==> flow/design.v <==
module ALU(
    input  [31:0] val_A,
    input  [31:0] val_B,
    input  [2:0]  ALU_op,
    output logic [31:0] ALU_out,
    output logic [7:0]  ALU_flags
);
    logic [31:0] sum_result;
    logic [31:0] diff_result;
    logic        overflow_add, overflow_sub;
    logic        signed_ge, signed_lt, signed_gt, signed_le;
    always_comb begin
        sum_result = $signed(val_A) + $signed(val_B);
        diff_result = $signed(val_A) - $signed(val_B);
        overflow_add = (val_A[31] == val_B[31]) && (val_A[31] != sum_result[31]);
        overflow_sub = (val_A[31] != val_B[31]) && (val_A[31] != diff_result[31]);
        signed_ge = ($signed(val_A) >= $signed(val_B));
        signed_lt = ($signed(val_A) < $signed(val_B));
        signed_gt = ($signed(val_A) > $signed(val_B));
        signed_le = ($signed(val_A) <= $signed(val_B));
        case(ALU_op)
            3'b000: begin  
                ALU_out = sum_result;
                ALU_flags[4] = overflow_add;
            end
            3'b001: begin  
                ALU_out = diff_result;
                ALU_flags[4] = overflow_sub;
            end
            3'b010: begin  
                ALU_out = val_A & val_B;
                ALU_flags[4] = 1'b0;
            end
            3'b011: begin  
                ALU_out = val_A | val_B;
                ALU_flags[4] = 1'b0;
            end
            3'b100: begin  
                ALU_out = val_A ^ val_B;
                ALU_flags[4] = 1'b0;
            end
            3'b101: begin  
                ALU_out = ~val_A;
                ALU_flags[4] = 1'b0;
            end
            default: begin  
                ALU_out = 32'b0;
                ALU_flags[4] = 1'b0;
            end
        endcase
        ALU_flags[7] = ALU_out[31];                     
        ALU_flags[6] = (ALU_out == 32'b0);              
        ALU_flags[5] = 1'b0;                            
        ALU_flags[3] = signed_ge;                       
        ALU_flags[2] = signed_lt;                       
        ALU_flags[1] = signed_gt;                       
        ALU_flags[0] = signed_le;                       
    end
endmodule
module shifter(
    input  [31:0] shift_in,     
    input  [1:0]  shift_op,     
    input  [4:0]  shift_amt,    
    output logic [31:0] shift_out   
);
    logic [4:0] valid_shift_amt;
    logic [31:0] rotate_amount;
    assign valid_shift_amt = (shift_amt > 5'd31) ? 5'd31 : shift_amt;
    assign rotate_amount = 32 - valid_shift_amt;
    always_comb begin
        case (shift_op)
            2'b00: begin  
                shift_out = shift_in << valid_shift_amt;
            end
            2'b01: begin  
                shift_out = shift_in >> valid_shift_amt;
            end
            2'b10: begin  
                shift_out = $signed(shift_in) >>> valid_shift_amt;
            end
            2'b11: begin  
                if (valid_shift_amt == 5'd0) begin
                    shift_out = shift_in;   
                end else begin
                    shift_out = (shift_in >> valid_shift_amt) | 
                               (shift_in << rotate_amount);
                end
            end
            default: begin  
                shift_out = shift_in;
            end
        endcase
    end
endmodule
module status_reg_block(
    input  clk,
    input  rst_n,
    input         en_status,     
    input         status_rdy,    
    input  [31:0] status_in,     
    output logic [31:0] status_out   
);
    logic [31:0] status_reg;
    assign status_out = status_rdy ? status_in : status_reg;
    always_ff @(posedge clk or negedge rst_n) begin
        if (!rst_n) begin
            status_reg <= 32'b0;   
        end else if (en_status) begin
            status_reg <= status_in;
        end
    end
endmodule
module regfile(
    input  clk,
    input  [31:0] w_data1,
    input  [3:0]  w_addr1,
    input         w_en1,
    input  [31:0] w_data2,
    input  [3:0]  w_addr2,
    input         w_en2,
    input  [31:0] w_data_ldr,
    input  [3:0]  w_addr_ldr,
    input         w_en_ldr,
    input  [3:0]  A_addr,
    input  [3:0]  B_addr,
    input  [3:0]  shift_addr,
    input  [3:0]  str_addr,
    input  [3:0]  reg_addr,
    input  [1:0]  sel_pc,
    input         load_pc,
    input  [10:0] start_pc,
    input  [10:0] dp_pc,
    output logic [31:0] A_data,
    output logic [31:0] B_data,
    output logic [31:0] shift_data,
    output logic [31:0] str_data,
    output logic [10:0] pc_out,
    output logic [31:0] reg_output
);
    logic [31:0] registers[1:15];   
    logic [10:0] pc_in;
    assign A_data      = (A_addr == 4'd0)     ? 32'b0 : registers[A_addr];
    assign B_data      = (B_addr == 4'd0)     ? 32'b0 : registers[B_addr];
    assign shift_data  = (shift_addr == 4'd0) ? 32'b0 : registers[shift_addr];
    assign str_data    = (str_addr == 4'd0)   ? 32'b0 : registers[str_addr];
    assign reg_output  = (reg_addr == 4'd0)   ? 32'b0 : registers[reg_addr];
    assign pc_out      = registers[4'd15][10:0];   
    assign pc_in       = pc_out + 1'b1;
    always_ff @(posedge clk) begin
        if (w_en1 && w_addr1 != 4'd0) begin
            registers[w_addr1] <= w_data1;
        end else if (w_en2 && w_addr2 != 4'd0) begin
            registers[w_addr2] <= w_data2;
        end else if (w_en_ldr && w_addr_ldr != 4'd0) begin
            registers[w_addr_ldr] <= w_data_ldr;
        end
        if (load_pc) begin
            case (sel_pc)
                2'b01: registers[4'd15] <= {21'b0, start_pc};
                2'b11: registers[4'd15] <= {21'b0, dp_pc};
                default: registers[4'd15] <= {21'b0, pc_in};
            endcase
        end
    end
endmodule
module idecoder(
    input  [31:0] instr,      
    output logic [3:0]  cond,       
    output logic [6:0]  opcode,     
    output logic        en_status,  
    output logic [3:0]  rn,         
    output logic [3:0]  rd,         
    output logic [3:0]  rs,         
    output logic [3:0]  rm,         
    output logic [1:0]  shift_op,   
    output logic [4:0]  imm5,       
    output logic [11:0] imm12,      
    output logic [23:0] imm24,      
    output logic        P,          
    output logic        U,          
    output logic        W           
);
    logic type_I;    
    logic type_RS;   
    assign cond = instr[31:28];       
    assign type_I = instr[25];        
    assign P = instr[24];             
    assign U = instr[23];             
    assign W = instr[21];             
    assign en_status = instr[20];     
    assign rn = instr[19:16];         
    assign rd = instr[15:12];         
    assign rs = instr[11:8];          
    assign rm = instr[3:0];           
    assign shift_op = instr[6:5];     
    assign imm5 = instr[11:7];        
    assign imm12 = instr[11:0];       
    assign imm24 = instr[23:0];       
    assign type_RS = ~type_I & (instr[4] == 1'b1);
    always_comb begin
        case (instr[27:26])
            2'b00: begin  
                if (instr[27:21] == 7'b0011001) begin  
                    opcode = 7'b0000000;
                end else if (instr[27:21] == 7'b0001000) begin  
                    opcode = 7'b0000001;
                end else if (instr[27:21] == 7'b0001001) begin  
                    if (instr[5] == 1'b0) begin   
                        opcode = 7'b1001001;
                    end else begin               
                        opcode = 7'b1001101;
                    end
                end else begin
                    if (type_I) begin
                        case (instr[24:21])
                            4'b0100: opcode = 7'b0000100;  
                            4'b0010: opcode = 7'b0001001;  
                            4'b1010: opcode = 7'b0001010;  
                            4'b0000: opcode = 7'b0001011;  
                            4'b1100: opcode = 7'b0001100;  
                            4'b0001: opcode = 7'b0001101;  
                            4'b1101: opcode = 7'b0000000;  
                            default: opcode = 7'b0000001;  
                        endcase
                    end else if (type_RS) begin
                        case (instr[24:21])
                            4'b0100: opcode = 7'b0111000;  
                            4'b0010: opcode = 7'b0111001;  
                            4'b1010: opcode = 7'b0111010;  
                            4'b0000: opcode = 7'b0111011;  
                            4'b1100: opcode = 7'b0111100;  
                            4'b0001: opcode = 7'b0111101;  
                            4'b1101: opcode = 7'b0110000;  
                            default: opcode = 7'b0000001;  
                        endcase
                    end else begin
                        case (instr[24:21])
                            4'b0100: opcode = 7'b0011000;  
                            4'b0010: opcode = 7'b0011001;  
                            4'b1010: opcode = 7'b0011010;  
                            4'b0000: opcode = 7'b0011011;  
                            4'b1100: opcode = 7'b0011100;  
                            4'b0001: opcode = 7'b0011101;  
                            4'b1101: opcode = 7'b0010000;  
                            default: opcode = 7'b0000001;  
                        endcase
                    end
                end
            end
            2'b01: begin  
                if (instr[20] == 1'b1) begin  
                    if (instr[25] == 1'b0) begin  
                        if (instr[19:16] == 4'b1111) begin  
                            opcode = 7'b1000000;
                        end else begin  
                            opcode = 7'b1100000;
                        end
                    end else begin  
                        opcode = 7'b1101000;
                    end
                end else begin  
                    if (instr[25] == 1'b0) begin  
                        opcode = 7'b1110000;
                    end else begin  
                        opcode = 7'b1111000;
                    end
                end
            end
            2'b10: begin  
                if (instr[25:24] == 2'b10) begin  
                    opcode = 7'b1001000;
                end else begin  
                    opcode = 7'b1001100;
                end
            end
            default: begin  
                opcode = 7'b0000001;  
            end
        endcase
    end
endmodule
module controller(
    input  clk,
    input  rst_n,
    input  [6:0]  opcode,
    input  [31:0] status_reg,
    input  [3:0]  cond,
    input         P,
    input         U,
    input         W,
    input         en_status_decode,
    output logic         waiting,
    output logic         w_en1,
    output logic         w_en2,
    output logic         w_en_ldr,
    output logic         sel_load_LR,
    output logic [1:0]   sel_A_in,
    output logic [1:0]   sel_B_in,
    output logic [1:0]   sel_shift_in,
    output logic         en_A,
    output logic         en_B,
    output logic         en_C,
    output logic         en_S,
    output logic         sel_A,
    output logic         sel_B,
    output logic         sel_post_indexing,
    output logic [2:0]   ALU_op,
    output logic         en_status,
    output logic         status_rdy,
    output logic         load_ir,
    output logic         load_pc,
    output logic [1:0]   sel_pc,
    output logic         ram_w_en1,
    output logic         ram_w_en2
);
    localparam [3:0] RESET = 4'd0;
    localparam [3:0] FETCH = 4'd1;
    localparam [3:0] FETCH_WAIT = 4'd2;
    localparam [3:0] DECODE = 4'd3;
    localparam [3:0] EXECUTE = 4'd4;
    localparam [3:0] MEMORY_INCREMENT_PC = 4'd5;
    localparam [3:0] MEMORY_WAIT = 4'd6;
    localparam [3:0] WRITE_BACK = 4'd7;
    localparam [3:0] LOAD_PC_START = 4'd8;
    localparam [6:0] NOP = 7'b0000000;
    localparam [6:0] HLT = 7'b0000001;
    localparam [6:0] MOV_I = 7'b0001000;
    localparam [3:0] CMP = 4'b1010;
    localparam [2:0] ALU_ADD = 3'b000;
    localparam [2:0] ALU_SUB = 3'b001;
    localparam [2:0] ALU_AND = 3'b010;
    localparam [2:0] ALU_ORR = 3'b011;
    localparam [2:0] ALU_XOR = 3'b100;
    logic N, Z, C, V;
    assign N = status_reg[31];
    assign Z = status_reg[30];
    assign C = status_reg[29];
    assign V = status_reg[28];
    logic [3:0] state;
    always_ff @(posedge clk or negedge rst_n) begin
        if (!rst_n) begin
            state <= RESET;
        end else begin
            case (state)
                RESET: begin
                    state <= LOAD_PC_START;
                end
                LOAD_PC_START: begin
                    state <= FETCH;
                end
                FETCH: begin
                    state <= FETCH_WAIT;
                end
                FETCH_WAIT: begin
                    state <= DECODE;
                end
                DECODE: begin
                    state <= EXECUTE;
                end
                EXECUTE: begin
                    state <= MEMORY_INCREMENT_PC;
                end
                MEMORY_INCREMENT_PC: begin
                    state <= MEMORY_WAIT;
                end
                MEMORY_WAIT: begin
                    state <= WRITE_BACK;
                end
                WRITE_BACK: begin
                    state <= FETCH;
                end
                default: begin
                    state <= RESET;
                end
            endcase
        end
    end
    always_comb begin
        waiting = 1'b1;
        w_en1 = 1'b0;
        w_en2 = 1'b0;
        w_en_ldr = 1'b0;
        sel_load_LR = 1'b0;
        sel_A_in = 2'b00;
        sel_B_in = 2'b00;
        sel_shift_in = 2'b00;
        en_A = 1'b0;
        en_B = 1'b0;
        en_C = 1'b0;
        en_S = 1'b0;
        sel_A = 1'b0;
        sel_B = 1'b0;
        sel_post_indexing = 1'b0;
        ALU_op = ALU_ADD;
        en_status = 1'b0;
        status_rdy = 1'b0;
        load_ir = 1'b0;
        load_pc = 1'b0;
        sel_pc = 2'b00;
        ram_w_en1 = 1'b0;
        ram_w_en2 = 1'b0;
        case (state)
            RESET: begin
                waiting = 1'b1;
            end
            LOAD_PC_START: begin
                waiting = 1'b1;
                load_pc = 1'b1;
                sel_pc = 2'b01;
            end
            FETCH: begin
                waiting = 1'b1;
            end
            FETCH_WAIT: begin
                waiting = 1'b1;
            end
            DECODE: begin
                waiting = 1'b1;
                load_ir = 1'b1;
            end
            EXECUTE: begin
                waiting = 1'b1;
                if (opcode[6] == 1'b0 && cond != 4'b1111) begin
                    if (opcode[3]) begin
                        en_A = 1'b1;
                    end
                    if (opcode[4]) begin
                        en_B = 1'b1;
                    end
                    en_S = 1'b1;
                    if (opcode[4]) begin
                        sel_shift_in = 2'b00;
                    end else begin
                        sel_shift_in = 2'b00;
                    end
                end 
                else if (opcode[6:5] == 2'b11 || opcode[6:3] == 4'b1000) begin
                    if (opcode[3] == 1'b0) begin
                        if (opcode[6:4] == 3'b100) begin  
                            sel_A_in = 2'b11;  
                        end
                        sel_B_in = 2'b00;  
                        en_A = 1'b1;
                        en_B = 1'b0;
                        en_S = 1'b0;
                        sel_shift_in = 2'b00;
                    end 
                    else begin
                        sel_A_in = 2'b00;  
                        sel_B_in = 2'b00;  
                        en_A = 1'b1;
                        en_B = 1'b1;
                        en_S = 1'b1;
                        sel_shift_in = 2'b00;
                    end
                end 
                else if (opcode[6:3] == 4'b1001) begin
                    en_A = 1'b0;
                    if (opcode[1]) begin
                        en_B = 1'b1;
                    end
                    en_S = 1'b1;
                    sel_shift_in = 2'b11;
                end
            end
            MEMORY_INCREMENT_PC: begin
                waiting = 1'b1;
                en_C = 1'b1;
                if (opcode[6] == 1'b0 && cond != 4'b1111) begin
                    sel_pc = 2'b00;
                    load_pc = 1'b1;
                    case (opcode[2:0])
                        3'b000: ALU_op = ALU_ADD;
                        3'b001: ALU_op = ALU_SUB;
                        3'b010: ALU_op = ALU_AND;
                        3'b011: ALU_op = ALU_ORR;
                        3'b100: ALU_op = ALU_XOR;
                        default: ALU_op = ALU_ADD;
                    endcase
                    if (opcode[3] == 1'b0) begin
                        sel_A = 1'b1;
                    end
                    if (opcode[4] == 1'b0) begin
                        sel_B = 1'b1;
                    end
                    sel_post_indexing = 1'b0;
                    sel_load_LR = 1'b0;
                    en_status = en_status_decode;
                    if (opcode[3:0] != CMP) begin
                        w_en1 = 1'b1;
                    end
                    ram_w_en2 = 1'b0;
                end 
                else if (opcode[6:5] == 2'b11 || opcode[6:3] == 4'b1000) begin
                    sel_pc = 2'b00;
                    load_pc = 1'b1;
                    if (U == 1'b0) begin
                        ALU_op = ALU_SUB;
                    end else begin
                        ALU_op = ALU_ADD;
                    end
                    sel_A = 1'b0;  
                    sel_post_indexing = ~P;
                    if (opcode[3] == 1'b1) begin
                        sel_B = 1'b0;  
                    end else begin
                        sel_B = 1'b1;  
                    end
                    sel_load_LR = 1'b0;
                    en_status = en_status_decode;
                    w_en1 = 1'b0;
                    w_en2 = ~P | W;
                    if (opcode[4] == 1'b1) begin  
                        ram_w_en2 = 1'b1;
                    end else begin  
                        ram_w_en2 = 1'b0;
                    end
                end 
                else if (opcode[6:3] == 4'b1001) begin
                    if ((cond == 4'b0000 && Z) || 
                        (cond == 4'b0001 && ~Z) || 
                        (cond == 4'b0010 && C) || 
                        (cond == 4'b0011 && ~C) || 
                        (cond == 4'b0100 && N) || 
                        (cond == 4'b0101 && ~N) || 
                        (cond == 4'b0110 && V) || 
                        (cond == 4'b0111 && ~V) || 
                        (cond == 4'b1000 && C && ~Z) || 
                        (cond == 4'b1001 && (~C || Z)) || 
                        (cond == 4'b1010 && (N == V)) || 
                        (cond == 4'b1011 && (N != V)) || 
                        (cond == 4'b1100 && (~Z && (N == V))) || 
                        (cond == 4'b1101 && (Z || (N != V))) || 
                        (cond == 4'b1110)) begin
                        sel_pc = 2'b11;
                        load_pc = 1'b1;
                    end else begin
                        sel_pc = 2'b00;
                        load_pc = 1'b1;
                    end
                    if (opcode[2] == 1'b1) begin
                        w_en1 = 1'b1;
                        sel_load_LR = 1'b0;
                    end
                    ALU_op = ALU_ADD;
                    sel_A = 1'b1;
                    if (opcode[1] == 1'b1) begin
                        sel_B = 1'b0;
                    end else begin
                        sel_B = 1'b1;
                    end
                    sel_post_indexing = 1'b0;
                    en_status = 1'b0;
                end
            end
            MEMORY_WAIT: begin
                waiting = 1'b1;
                status_rdy = 1'b1;
            end
            WRITE_BACK: begin
                waiting = 1'b1;
                if (opcode[6:4] == 3'b110 || opcode[6:3] == 4'b1000) begin
                    w_en_ldr = 1'b1;
                end
            end
            default: begin
                waiting = 1'b1;
            end
        endcase
    end
endmodule
module datapath(
    input  clk,
    input  rst_n,
    input  [3:0]  w_addr1,
    input         w_en1,
    input  [3:0]  w_addr2,
    input         w_en2,
    input  [3:0]  w_addr_ldr,
    input         w_en_ldr,
    input  [31:0] w_data_ldr,
    input  [3:0]  A_addr,
    input  [3:0]  B_addr,
    input  [3:0]  shift_addr,
    input  [3:0]  str_addr,
    input  [3:0]  reg_addr,       
    input  [1:0]  sel_pc,
    input         load_pc,
    input  [10:0] start_pc,
    input  [1:0]  sel_A_in,
    input  [1:0]  sel_B_in,
    input  [1:0]  sel_shift_in,
    input         en_A,
    input         en_B,
    input         en_S,
    input  [31:0] shift_imme,
    input         sel_shift,
    input  [1:0]  shift_op,
    input         sel_A,
    input         sel_B,
    input         sel_post_indexing,
    input  [31:0] imme_data,
    input  [2:0]  ALU_op,
    input         en_status,
    input         status_rdy,
    input  [31:0] LR_in,
    input         sel_load_LR,
    output logic [31:0] datapath_out,
    output logic [31:0] status_out,
    output logic [31:0] str_data,
    output logic [10:0] PC,
    output logic [31:0] reg_output
);  
    logic [31:0] A_data, B_data, shift_data, str_data_rf;
    logic [10:0] pc_out;
    logic [31:0] reg_output_rf;
    logic [31:0] shift_out;
    logic [31:0] val_A, val_B, ALU_out, shift_amt, status_in;
    logic [7:0]  ALU_flags;
    logic [31:0] A_in, B_in, shift_in;
    logic [31:0] A_reg, B_reg, S_reg, status_out_reg;
    logic [31:0] w_data1;
    logic [3:0]  w_addr1_in;
    assign PC = pc_out;
    assign reg_output = reg_output_rf;
    assign status_out = status_out_reg;
    assign str_data = str_data_rf;
    regfile regfile(
        .clk(clk),
        .w_data1(w_data1),
        .w_addr1(w_addr1_in),
        .w_en1(w_en1),
        .w_data2(ALU_out),
        .w_addr2(w_addr2),
        .w_en2(w_en2),
        .w_data_ldr(w_data_ldr),
        .w_addr_ldr(w_addr_ldr),
        .w_en_ldr(w_en_ldr),
        .sel_pc(sel_pc),
        .load_pc(load_pc),
        .start_pc(start_pc),
        .dp_pc(ALU_out[10:0]),
        .A_addr(A_addr),
        .B_addr(B_addr),
        .shift_addr(shift_addr),
        .str_addr(str_addr),
        .A_data(A_data),
        .B_data(B_data),
        .shift_data(shift_data),
        .str_data(str_data_rf),
        .pc_out(pc_out),
        .reg_output(reg_output_rf),
        .reg_addr(reg_addr)
    );
    shifter shifter(
        .shift_in(B_reg),
        .shift_op(shift_op),
        .shift_amt(S_reg[4:0]),
        .shift_out(shift_out)
    );
    ALU alu(
        .val_A(val_A),
        .val_B(val_B),
        .ALU_op(ALU_op),
        .ALU_out(ALU_out),
        .ALU_flags(ALU_flags)
    );
    status_reg_block status_reg(
        .clk(clk),
        .rst_n(rst_n),
        .en_status(en_status),
        .status_rdy(status_rdy),
        .status_in(status_in),
        .status_out(status_out_reg)
    );
    assign status_in = {24'b0, ALU_flags};
    assign datapath_out = sel_post_indexing ? val_A : ALU_out;
    assign w_data1 = sel_load_LR ? LR_in : ALU_out;
    assign w_addr1_in = sel_load_LR ? 4'd14 : w_addr1;   
    assign val_A = sel_A ? 32'b0 : A_reg;
    assign val_B = sel_B ? imme_data : shift_out; 
    assign shift_amt = sel_shift ? shift_in : shift_imme;
    always_comb begin
        case (sel_A_in)
            2'b00: A_in = A_data;         
            2'b01: A_in = ALU_out;        
            2'b11: A_in = {21'b0, pc_out};  
            default: A_in = A_data;
        endcase
    end
    always_comb begin
        case (sel_B_in)
            2'b00: B_in = B_data;         
            2'b01: B_in = ALU_out;        
            2'b11: B_in = val_B;          
            default: B_in = B_data;
        endcase
    end
    always_comb begin
        case (sel_shift_in)
            2'b00: shift_in = shift_data;  
            2'b01: shift_in = ALU_out;     
            2'b11: shift_in = 32'b0;       
            default: shift_in = shift_data;
        endcase
    end
    always_ff @(posedge clk or negedge rst_n) begin
        if (!rst_n) begin
            A_reg <= 32'b0;
        end else if (en_A) begin
            A_reg <= A_in;
        end
    end
    always_ff @(posedge clk or negedge rst_n) begin
        if (!rst_n) begin
            B_reg <= 32'b0;
        end else if (en_B) begin
            B_reg <= B_in;
        end
    end
    always_ff @(posedge clk or negedge rst_n) begin
        if (!rst_n) begin
            S_reg <= 32'b0;
        end else if (en_S) begin
            S_reg <= shift_amt;
        end
    end
endmodule
module cpu (
    input  clk,
    input  rst_n,
    input  [31:0] instr,
    input  [31:0] ram_data2,
    input  [10:0] start_pc,
    input  [3:0]  reg_addr,   
    output logic         waiting,
    output logic         ram_w_en1,
    output logic         ram_w_en2,
    output logic [10:0]  ram_addr2,
    output logic [31:0]  ram_in2,
    output logic [31:0]  status_out,
    output logic [31:0]  datapath_out,
    output logic [10:0]  pc_out,
    output logic [31:0]  reg_output
);
    logic [31:0] instr_reg;
    logic [3:0]  cond;            
    logic [6:0]  opcode;          
    logic        en_status_decode;  
    logic [3:0]  rn, rd, rs, rm;  
    logic [1:0]  shift_op;        
    logic [4:0]  imm5;            
    logic [11:0] imm12;           
    logic [23:0] imm24;           
    logic        P, U, W;         
    logic [3:0] rt;
    assign rt = rd;
    logic [31:0] status_out_dp;
    logic [31:0] datapath_out_dp;
    logic [31:0] str_data_dp;
    logic [10:0] pc_out_dp;
    logic [31:0] reg_output_dp;
    logic        waiting_ctrl;
    logic        w_en1, w_en2, w_en_ldr, sel_load_LR;
    logic [1:0]  sel_A_in, sel_B_in, sel_shift_in;
    logic        en_A, en_B, en_C, en_S;
    logic        sel_A, sel_B, sel_post_indexing;
    logic [2:0]  ALU_op;
    logic        en_status, status_rdy_ctrl;
    logic        load_ir, load_pc_ctrl;
    logic [1:0]  sel_pc_ctrl;
    logic        ram_w_en1_ctrl, ram_w_en2_ctrl;
    assign waiting = waiting_ctrl;
    assign status_out = status_out_dp;
    assign datapath_out = datapath_out_dp;
    assign pc_out = pc_out_dp;
    assign reg_output = reg_output_dp;
    assign ram_addr2 = datapath_out_dp[10:0];
    assign ram_in2 = str_data_dp;
    assign ram_w_en1 = ram_w_en1_ctrl;
    assign ram_w_en2 = ram_w_en2_ctrl;
    idecoder idecoder(
        .instr(instr_reg),
        .cond(cond),
        .opcode(opcode),
        .en_status(en_status_decode),
        .rn(rn),
        .rd(rd),
        .rs(rs),
        .rm(rm),
        .shift_op(shift_op),
        .imm5(imm5),
        .imm12(imm12),
        .imm24(imm24),
        .P(P),
        .U(U),
        .W(W)
    );
    datapath datapath(
        .clk(clk),
        .rst_n(rst_n),
        .LR_in(ram_data2),
        .sel_load_LR(sel_load_LR),
        .w_addr1(rd),
        .w_en1(w_en1),
        .w_addr2(rn),
        .w_en2(w_en2),
        .w_addr_ldr(rt),            
        .w_en_ldr(w_en_ldr),
        .w_data_ldr(ram_data2),     
        .A_addr(rn),
        .B_addr(rm),
        .shift_addr(rs),
        .str_addr(rt),
        .reg_addr(reg_addr),        
        .sel_pc(sel_pc_ctrl),
        .load_pc(load_pc_ctrl),
        .start_pc(start_pc),
        .sel_A_in(sel_A_in),
        .sel_B_in(sel_B_in),
        .sel_shift_in(sel_shift_in),
        .en_A(en_A),
        .en_B(en_B),
        .en_S(en_S),
        .shift_imme({27'd0, imm5}),
        .sel_shift(1'b0),           
        .shift_op(shift_op),
        .sel_A(sel_A),
        .sel_B(sel_B),
        .sel_post_indexing(sel_post_indexing),
        .imme_data({20'd0, imm12}),
        .ALU_op(ALU_op),
        .en_status(en_status),
        .status_rdy(status_rdy_ctrl),
        .datapath_out(datapath_out_dp),
        .status_out(status_out_dp),
        .str_data(str_data_dp),
        .PC(pc_out_dp),
        .reg_output(reg_output_dp)
    );
    controller controller(
        .clk(clk),
        .rst_n(rst_n),
        .opcode(opcode),
        .status_reg(status_out_dp),
        .cond(cond),
        .P(P),
        .U(U),
        .W(W),
        .en_status_decode(en_status_decode),
        .waiting(waiting_ctrl),
        .w_en1(w_en1),
        .w_en2(w_en2),
        .w_en_ldr(w_en_ldr),
        .sel_load_LR(sel_load_LR),
        .sel_A_in(sel_A_in),
        .sel_B_in(sel_B_in),
        .sel_shift_in(sel_shift_in),
        .en_A(en_A),
        .en_B(en_B),
        .en_C(en_C),
        .en_S(en_S),
        .sel_A(sel_A),
        .sel_B(sel_B),
        .sel_post_indexing(sel_post_indexing),
        .ALU_op(ALU_op),
        .en_status(en_status),
        .status_rdy(status_rdy_ctrl),
        .load_ir(load_ir),
        .load_pc(load_pc_ctrl),
        .sel_pc(sel_pc_ctrl),
        .ram_w_en1(ram_w_en1_ctrl),
        .ram_w_en2(ram_w_en2_ctrl)
    );
    always_ff @(posedge clk or negedge rst_n) begin
        if (!rst_n) begin
            instr_reg <= 32'b0;
        end else if (load_ir) begin
            instr_reg <= instr;
        end
    end
endmodule
# == From RTL to reports: cpu ==
# Tool output for the design above before and after an edit, in the order of the flow.
# "orig" refers to lines of the RTL above, "edited" to lines of the edited file.
# "diff": "edited" minus "orig" as printed here. "rel_change_pct": 100 x difference / "orig".
# Operators carry their Yosys type and port widths (W data, S select, Z words).
# Cell names lack the library's common part.
# A cell with n/a has no value.
# inputs
top,cpu
clk_port,clk
library,sky130hd
corner,tt_025C_1v80

# == Edit of the RTL ==
# Unified diff, file above to edited file.
# The edited RTL no longer does the same as the RTL above: the edit was made by script, with no optimisation intended.
# begin of diff
@@ -12,5 +12,5 @@
     always_comb begin
         sum_result = $signed(val_A) + $signed(val_B);
-        diff_result = $signed(val_A) - $signed(val_B);
+        diff_result = $signed(val_A) ^ $signed(val_B);
         overflow_add = (val_A[31] == val_B[31]) && (val_A[31] != sum_result[31]);
         overflow_sub = (val_A[31] != val_B[31]) && (val_A[31] != diff_result[31]);
# end of diff

# == Word level ==
# Source: Yosys, flattened and elaborated, memories not mapped. Widths are those after wreduce; folded enables and synchronous resets count as part of the registers. Registers that Yosys merges into a memory's read port (data or address) are not register bits. Print and check cells do not count.
# Memory sizes are those after Yosys's memory passes, which may raise the word count (mostly to a power of two), join words into wider ones and drop unused or constant bits.
# classes
item,orig,edited,diff,rel_change_pct
addsub,4,3,-1,-25.00
n_eq,62,62,0,0.00
n_shift,4,4,0,0.00
n_mux,125,125,0,0.00
n_cmp,5,5,0,0.00
logic,17,18,1,5.88
reduce_and_logical,56,56,0,0.00
# ops
op,orig,edited,diff,rel_change_pct
$sub A32 B32 Y32,1,0,-1,-100.00
$xor A32 B32 Y32,1,2,1,100.00
# Unchanged operator kinds not shown: 68.
# bits
item,orig,edited,diff,rel_change_pct
ram_bits,480,480,0,0.00
ff_bits,108,108,0,0.00
n_memories,2,2,0,0.00
clocked_rd_ports_x_width,4,4,0,0.00
mem_bits_ro,64,64,0,0.00
in_bits,81,81,0,0.00
# mem_list
item,orig,edited
mem_shapes,datapath.regfile.registers 15 x 32 bit 5R2W; 16 x 4 bit 1R0W,datapath.regfile.registers 15 x 32 bit 5R2W; 16 x 4 bit 1R0W

# == Depth ==
# Longest topological path by Yosys (ltp), each cell counted once; first at word level (registers and memories cut), then after technology mapping (sequential cells cut; the memories' decode and read muxes count).
# logic_depth
item,orig,edited,diff,rel_change_pct
ltp_word,26,26,0,0.00
abc_area,0,0,n/a,n/a
ltp_mapped,29,35,6,20.69
mapped_depth_nobuf,27,29,2,7.41

# == Synthesis result ==
# Source: synth_stat.txt of the flow (Yosys; design flattened, memories mapped). It holds for the ABC_AREA given above (unset counts as 0); a run with the other value may have another netlist.
# mapped
item,orig,edited,diff,rel_change_pct
stdcells,4497,4562,65,1.45
mapped_area_um2,48043.6,47913.5,-130.1,-0.27
ffs,592,592,0,0.00
# by_type
cell,orig,edited,diff,rel_change_pct
nand2_1,425,353,-72,-16.94
a211oi_1,170,221,51,30.00
o211ai_1,80,40,-40,-50.00
a21o_1,52,88,36,69.23
a21oi_1,296,331,35,11.82
nor2_1,399,432,33,8.27
mux4_2,417,385,-32,-7.67
o21ai_0,248,219,-29,-11.69
clkbuf_1,303,331,28,9.24
a2111oi_0,35,57,22,62.86
and2_1,14,36,22,157.14
xnor2_1,26,6,-20,-76.92
nor4_1,18,37,19,105.56
and3_1,9,26,17,188.89
ha_1,115,99,-16,-13.91
nor3_1,43,57,14,32.56
nand2b_1,29,42,13,44.83
nand4_1,9,22,13,144.44
# Unchanged cell types not shown: 20.
# Not every row of either side is listed.
# By module: a second synthesis without flattening, with its own total; a netlist apart from the flattened one above.
# hier_totals
item,orig,edited,diff,rel_change_pct
hier_cells,5114,4965,-149,-2.91
area_unflattened_um2,58070.7,57227.4,-843.3,-1.45
# Each row is one instance without its submodules.
# modules_orig
module,n_inst,seq_area_um2,n_cells,mod_area_um2
regfile,1,14203.6,2284,34712.0
shifter,1,0.0,922,7121.8
ALU,1,0.0,927,5944.5
datapath,1,1726.7,569,5330.1
status_reg_block,1,800.8,104,1889.3
cpu,1,800.8,80,1431.4
idecoder,1,0.0,121,872.1
controller,1,100.1,107,769.5
# modules_edited
module,n_inst,seq_area_um2,n_cells,mod_area_um2
regfile,1,14203.6,2284,34712.0
shifter,1,0.0,922,7121.8
datapath,1,1726.7,569,5330.1
ALU,1,0.0,780,5121.2
status_reg_block,1,800.8,104,1889.3
cpu,1,800.8,80,1431.4
idecoder,1,0.0,121,872.1
controller,1,100.1,105,749.5

# == Timing after synthesis ==
# Path of least setup slack by OpenSTA after synthesis, without wires, with an ideal clock, recovery checks aside; 20% of the period is set as input and as output delay. Where synthesis merged equal registers, the netlist keeps one of their names.
# synth_path
item,orig,edited,diff,rel_change_pct
path_type,reg2out,reg2out,n/a,n/a
startpoint,register instr_reg[26],register datapath.S_reg[1],n/a,n/a
endpoint,output status_out[6],output status_out[4],n/a,n/a
out_delay_ns,2.400,2.400,0.000,0.00
arrival_ns,6.714,6.431,-0.283,-4.22
stages,28,30,2,7.14
slack_ns,2.886,3.169,0.283,n/a
path_delay_ns,6.714,6.431,-0.283,-4.22
path_buffers,2,8,6,300.00
required_time_ns,9.600,9.600,0.000,0.00
tclk_ns,12.0,12.0,0.0,0.00
period_less_setup_slack_ns,9.114,8.831,-0.283,-3.11
# "path_delay_ns" = arrival - input delay + setup time.
# A path that ends at an output port has no setup time.
# "stages": output pins that drive a net of the path, with the launching flip-flop's if there is one; two outputs of one cell count as two.
# "period_less_setup_slack_ns" is the clock period less the worst setup slack; recovery checks do not enter. This is arithmetic on one report: input and output delays are still those of the set period (20% each).
# Between the ends stands the longest chain of elaborated cells between them, by number of cells; it is not shown to be the way that was timed. Of several equally long chains one is given.
# A line is the first line of the expression or statement that the cell stems from. Yosys adds cells for indexed reads and writes and turns some case tables into memories.
# synth_between_orig
cell_sequence,dfrtp_1 > inv_1 > ha_1 > inv_2 > a2111oi_2 > a22o_1 > a21oi_1 > o21ai_1 > nand2_1 > a21oi_1 > or3_1 > clkbuf_1 > buf_1 > o211ai_1 > o21a_1 > ha_1 > or4_1 > nand2b_4 > a311oi_1 > o31ai_2 > o21ai_2 > a31oi_1 > o41ai_1 > xnor2_1 > o211ai_1 > or4_1 > or4_1 > o21ai_1
elab_chain_cells,15
cone_cells,52
cone_classes,add/sub (2); eq/ne (17); mux (23); logic (5); reduce/logical (5)
# synth_rtl_orig
item,line,rtl
"start, declared",746,logic [31:0] instr_reg;
"start, assigned",877,instr_reg <= 32'b0;
"start, assigned",879,instr_reg <= instr;
$eq A7 B4 Y1,207,end else if (instr[27:21] == 7'b0001001) begin
$mux W7,207,
$mux W7,205,end else if (instr[27:21] == 7'b0001000) begin
$mux W7,203,if (instr[27:21] == 7'b0011001) begin
$pmux W7 S3,201,case (instr[27:26])
$eq A4 B4 Y1,519,else if (opcode[6:3] == 4'b1001) begin
$mux W1,519,
$mux W1,494,else if (opcode[6:5] == 2'b11 || opcode[6:3] == 4'b1000) begin
$mux W1,469,if (opcode[6] == 1'b0 && cond != 4'b1111) begin
$mux W1,402,case (state)
$mux W32,680,assign val_A = sel_A ? 32'b0 : A_reg;
$sub A32 B32 Y32,14,diff_result = $signed(val_A) - $signed(val_B);
$pmux W32 S6,21,case(ALU_op)
$logic_not A32 Y1,52,ALU_flags[6] = (ALU_out == 32'b0);
$mux W8,104,assign status_out = status_rdy ? status_in : status_reg;
"end, declared",741,"output logic [31:0]  status_out,"
# synth_between_edited
cell_sequence,dfrtp_1 > buf_6 > buf_6 > buf_2 > buf_2 > clkbuf_1 > buf_1 > clkbuf_1 > buf_1 > mux4_2 > nor2_1 > a211oi_1 > a21oi_1 > a21oi_1 > or2_2 > a221o_1 > ha_1 > a21oi_1 > nor2b_1 > a21oi_1 > a2bb2oi_2 > a221o_1 > a211oi_4 > a21oi_1 > a211oi_1 > o21ai_0 > xnor2_1 > or4_1 > a21oi_1 > mux2_2
elab_chain_cells,13
cone_cells,22
cone_classes,add/sub (2); compare (1); eq/ne (4); shift (4); mux (6); logic (2); reduce/logical (3)
# synth_rtl_edited
item,line,rtl
"start, declared",621,"logic [31:0] A_reg, B_reg, S_reg, status_out_reg;"
"start, assigned",723,S_reg <= 32'b0;
"start, assigned",725,S_reg <= shift_amt;
$gt A5 B5 Y1,68,assign valid_shift_amt = (shift_amt > 5'd31) ? 5'd31 : shift_amt;
$mux W5,68,
$sub A6 B5 Y7,69,assign rotate_amount = 32 - valid_shift_amt;
$shl A32 B32 Y32,86,(shift_in << rotate_amount);
$or A32 B32 Y32,85,shift_out = (shift_in >> valid_shift_amt) |
$mux W32,82,if (valid_shift_amt == 5'd0) begin
$pmux W32 S4,71,case (shift_op)
$mux W32,681,assign val_B = sel_B ? imme_data : shift_out;
$add A32 B32 Y32,13,sum_result = $signed(val_A) + $signed(val_B);
$ne A1 B1 Y1,15,overflow_add = (val_A[31] == val_B[31]) && (val_A[31] != sum_result[31]);
$logic_and A1 B1 Y1,15,
$pmux W1 S2,21,case(ALU_op)
$mux W8,104,assign status_out = status_rdy ? status_in : status_reg;
"end, declared",741,"output logic [31:0]  status_out,"

# == Worst path after layout ==
# From the final timing report of each run of set A: the path of least setup slack in the routed layout; clock arrival at registers is part of the times.
# layout_path
item,orig,edited,diff,rel_change_pct
path_type,reg2out,reg2out,n/a,n/a
startpoint,register instr_reg[26],register datapath.S_reg[0],n/a,n/a
endpoint,output status_out[6],output status_out[4],n/a,n/a
path_buffers,3,2,-1,-33.33
arrival_ns,9.17,8.78,-0.39,-4.25
slack_ns,0.35,0.74,0.39,n/a
stages,28,27,-1,-3.57
out_delay_ns,2.38,2.38,0.00,0.00
required_time_ns,9.52,9.52,0.00,0.00
tclk_ns,11.9,11.9,0.0,0.00
# Between the ends stands the longest chain of elaborated cells between them, by number of cells; it is not shown to be the way that was timed. Of several equally long chains one is given.
# layout_between_orig
cell_sequence,dfrtp_1 > inv_1 > ha_1 > inv_2 > a2111oi_2 > a22o_1 > a21oi_1 > o21ai_1 > nand2_1 > a21oi_1 > or3_4 > buf_4 > o311ai_0 > buf_1 > ha_1 > or3_1 > or4_1 > or2_0 > o21bai_1 > a21bo_1 > a41oi_2 > nor2_1 > a211oi_1 > o31ai_2 > or4_1 > or4_1 > o21ai_1 > clkdlybuf4s50_1
elab_chain_cells,15
cone_cells,52
cone_classes,add/sub (2); eq/ne (17); mux (23); logic (5); reduce/logical (5)
# layout_rtl_orig
item,line,rtl
"start, declared",746,logic [31:0] instr_reg;
"start, assigned",877,instr_reg <= 32'b0;
"start, assigned",879,instr_reg <= instr;
$eq A7 B4 Y1,207,end else if (instr[27:21] == 7'b0001001) begin
$mux W7,207,
$mux W7,205,end else if (instr[27:21] == 7'b0001000) begin
$mux W7,203,if (instr[27:21] == 7'b0011001) begin
$pmux W7 S3,201,case (instr[27:26])
$eq A4 B4 Y1,519,else if (opcode[6:3] == 4'b1001) begin
$mux W1,519,
$mux W1,494,else if (opcode[6:5] == 2'b11 || opcode[6:3] == 4'b1000) begin
$mux W1,469,if (opcode[6] == 1'b0 && cond != 4'b1111) begin
$mux W1,402,case (state)
$mux W32,680,assign val_A = sel_A ? 32'b0 : A_reg;
$sub A32 B32 Y32,14,diff_result = $signed(val_A) - $signed(val_B);
$pmux W32 S6,21,case(ALU_op)
$logic_not A32 Y1,52,ALU_flags[6] = (ALU_out == 32'b0);
$mux W8,104,assign status_out = status_rdy ? status_in : status_reg;
"end, declared",741,"output logic [31:0]  status_out,"
# layout_between_edited
cell_sequence,dfrtp_4 > or4_1 > clkinv_1 > ha_1 > nand3_1 > o21ai_0 > o22ai_1 > a21oi_1 > a311oi_1 > nor3_1 > nand2_1 > o21ai_0 > ha_1 > nor2b_1 > a21oi_1 > a2bb2oi_2 > a221o_1 > a211oi_4 > a21oi_1 > buf_4 > a211oi_1 > o21ai_0 > xnor2_1 > or4_1 > a21oi_1 > mux2_2 > clkdlybuf4s50_1
elab_chain_cells,13
cone_cells,22
cone_classes,add/sub (2); compare (1); eq/ne (4); shift (4); mux (6); logic (2); reduce/logical (3)
# layout_rtl_edited
item,line,rtl
"start, declared",621,"logic [31:0] A_reg, B_reg, S_reg, status_out_reg;"
"start, assigned",723,S_reg <= 32'b0;
"start, assigned",725,S_reg <= shift_amt;
$gt A5 B5 Y1,68,assign valid_shift_amt = (shift_amt > 5'd31) ? 5'd31 : shift_amt;
$mux W5,68,
$sub A6 B5 Y7,69,assign rotate_amount = 32 - valid_shift_amt;
$shl A32 B32 Y32,86,(shift_in << rotate_amount);
$or A32 B32 Y32,85,shift_out = (shift_in >> valid_shift_amt) |
$mux W32,82,if (valid_shift_amt == 5'd0) begin
$pmux W32 S4,71,case (shift_op)
$mux W32,681,assign val_B = sel_B ? imme_data : shift_out;
$add A32 B32 Y32,13,sum_result = $signed(val_A) + $signed(val_B);
$ne A1 B1 Y1,15,overflow_add = (val_A[31] == val_B[31]) && (val_A[31] != sum_result[31]);
$logic_and A1 B1 Y1,15,
$pmux W1 S2,21,case(ALU_op)
$mux W8,104,assign status_out = status_rdy ? status_in : status_reg;
"end, declared",741,"output logic [31:0]  status_out,"

# == Layout results ==
# Runs of the flow (Yosys, OpenROAD) on both versions; the two runs of a pair have the same settings. The constraints put input and output delay at 20% of the set period each and load the outputs with 0.01 pF.
# flow_settings_set_A
CAP_MARGIN,40
period_ns,11.9
CORE_MARGIN,2
CORE_UTILIZATION,40
SLEW_MARGIN,20
# measured_set_A
item,orig,edited,diff,rel_change_pct
post_route_util_pct,45.8,45.9,0.1,n/a
synth_chip_area_um2,48043.6,47913.5,-130.1,-0.27
die_area_um2,122896.0,122567.0,-329.0,-0.27
power.total_uw,10432,10133,-299,-2.87
fin_hold_ws_ns,0.481,0.479,-0.002,n/a
achievedPeriod_ns,11.546,11.155,-0.391,-3.39
tns_ns,0.000,0.000,0.000,n/a
layout_stdcell_area_um2,54683.7,54358.4,-325.3,-0.59
worst_setup_slack_ns,0.354,0.745,0.391,n/a
# flow_settings_set_B
CAP_MARGIN,30
CORE_UTILIZATION,48
GPL_ROUTABILITY_DRIVEN,1
MAX_ROUTING_LAYER,met5
PLACE_DENSITY,0.64
SLEW_MARGIN,20
TNS_END_PERCENT,10
period_ns,10.1
CORE_MARGIN,2
# measured_set_B
item,orig,edited,diff,rel_change_pct
post_route_util_pct,55.4,54.9,-0.5,n/a
synth_chip_area_um2,48043.6,47913.5,-130.1,-0.27
die_area_um2,102637.0,102362.0,-275.0,-0.27
power.total_uw,12425,12118,-307,-2.47
fin_hold_ws_ns,0.491,0.475,-0.016,n/a
achievedPeriod_ns,10.000,9.917,-0.083,-0.83
tns_ns,0.000,0.000,0.000,n/a
layout_stdcell_area_um2,55220.5,54223.3,-997.2,-1.81
worst_setup_slack_ns,0.100,0.183,0.083,n/a
# "achievedPeriod_ns" = clock period - worst setup slack. The figure is calculated, with input and output delays left at 20% of the set period.
# "power.total_uw" is the tool's figure for a default switching activity; nothing was simulated.
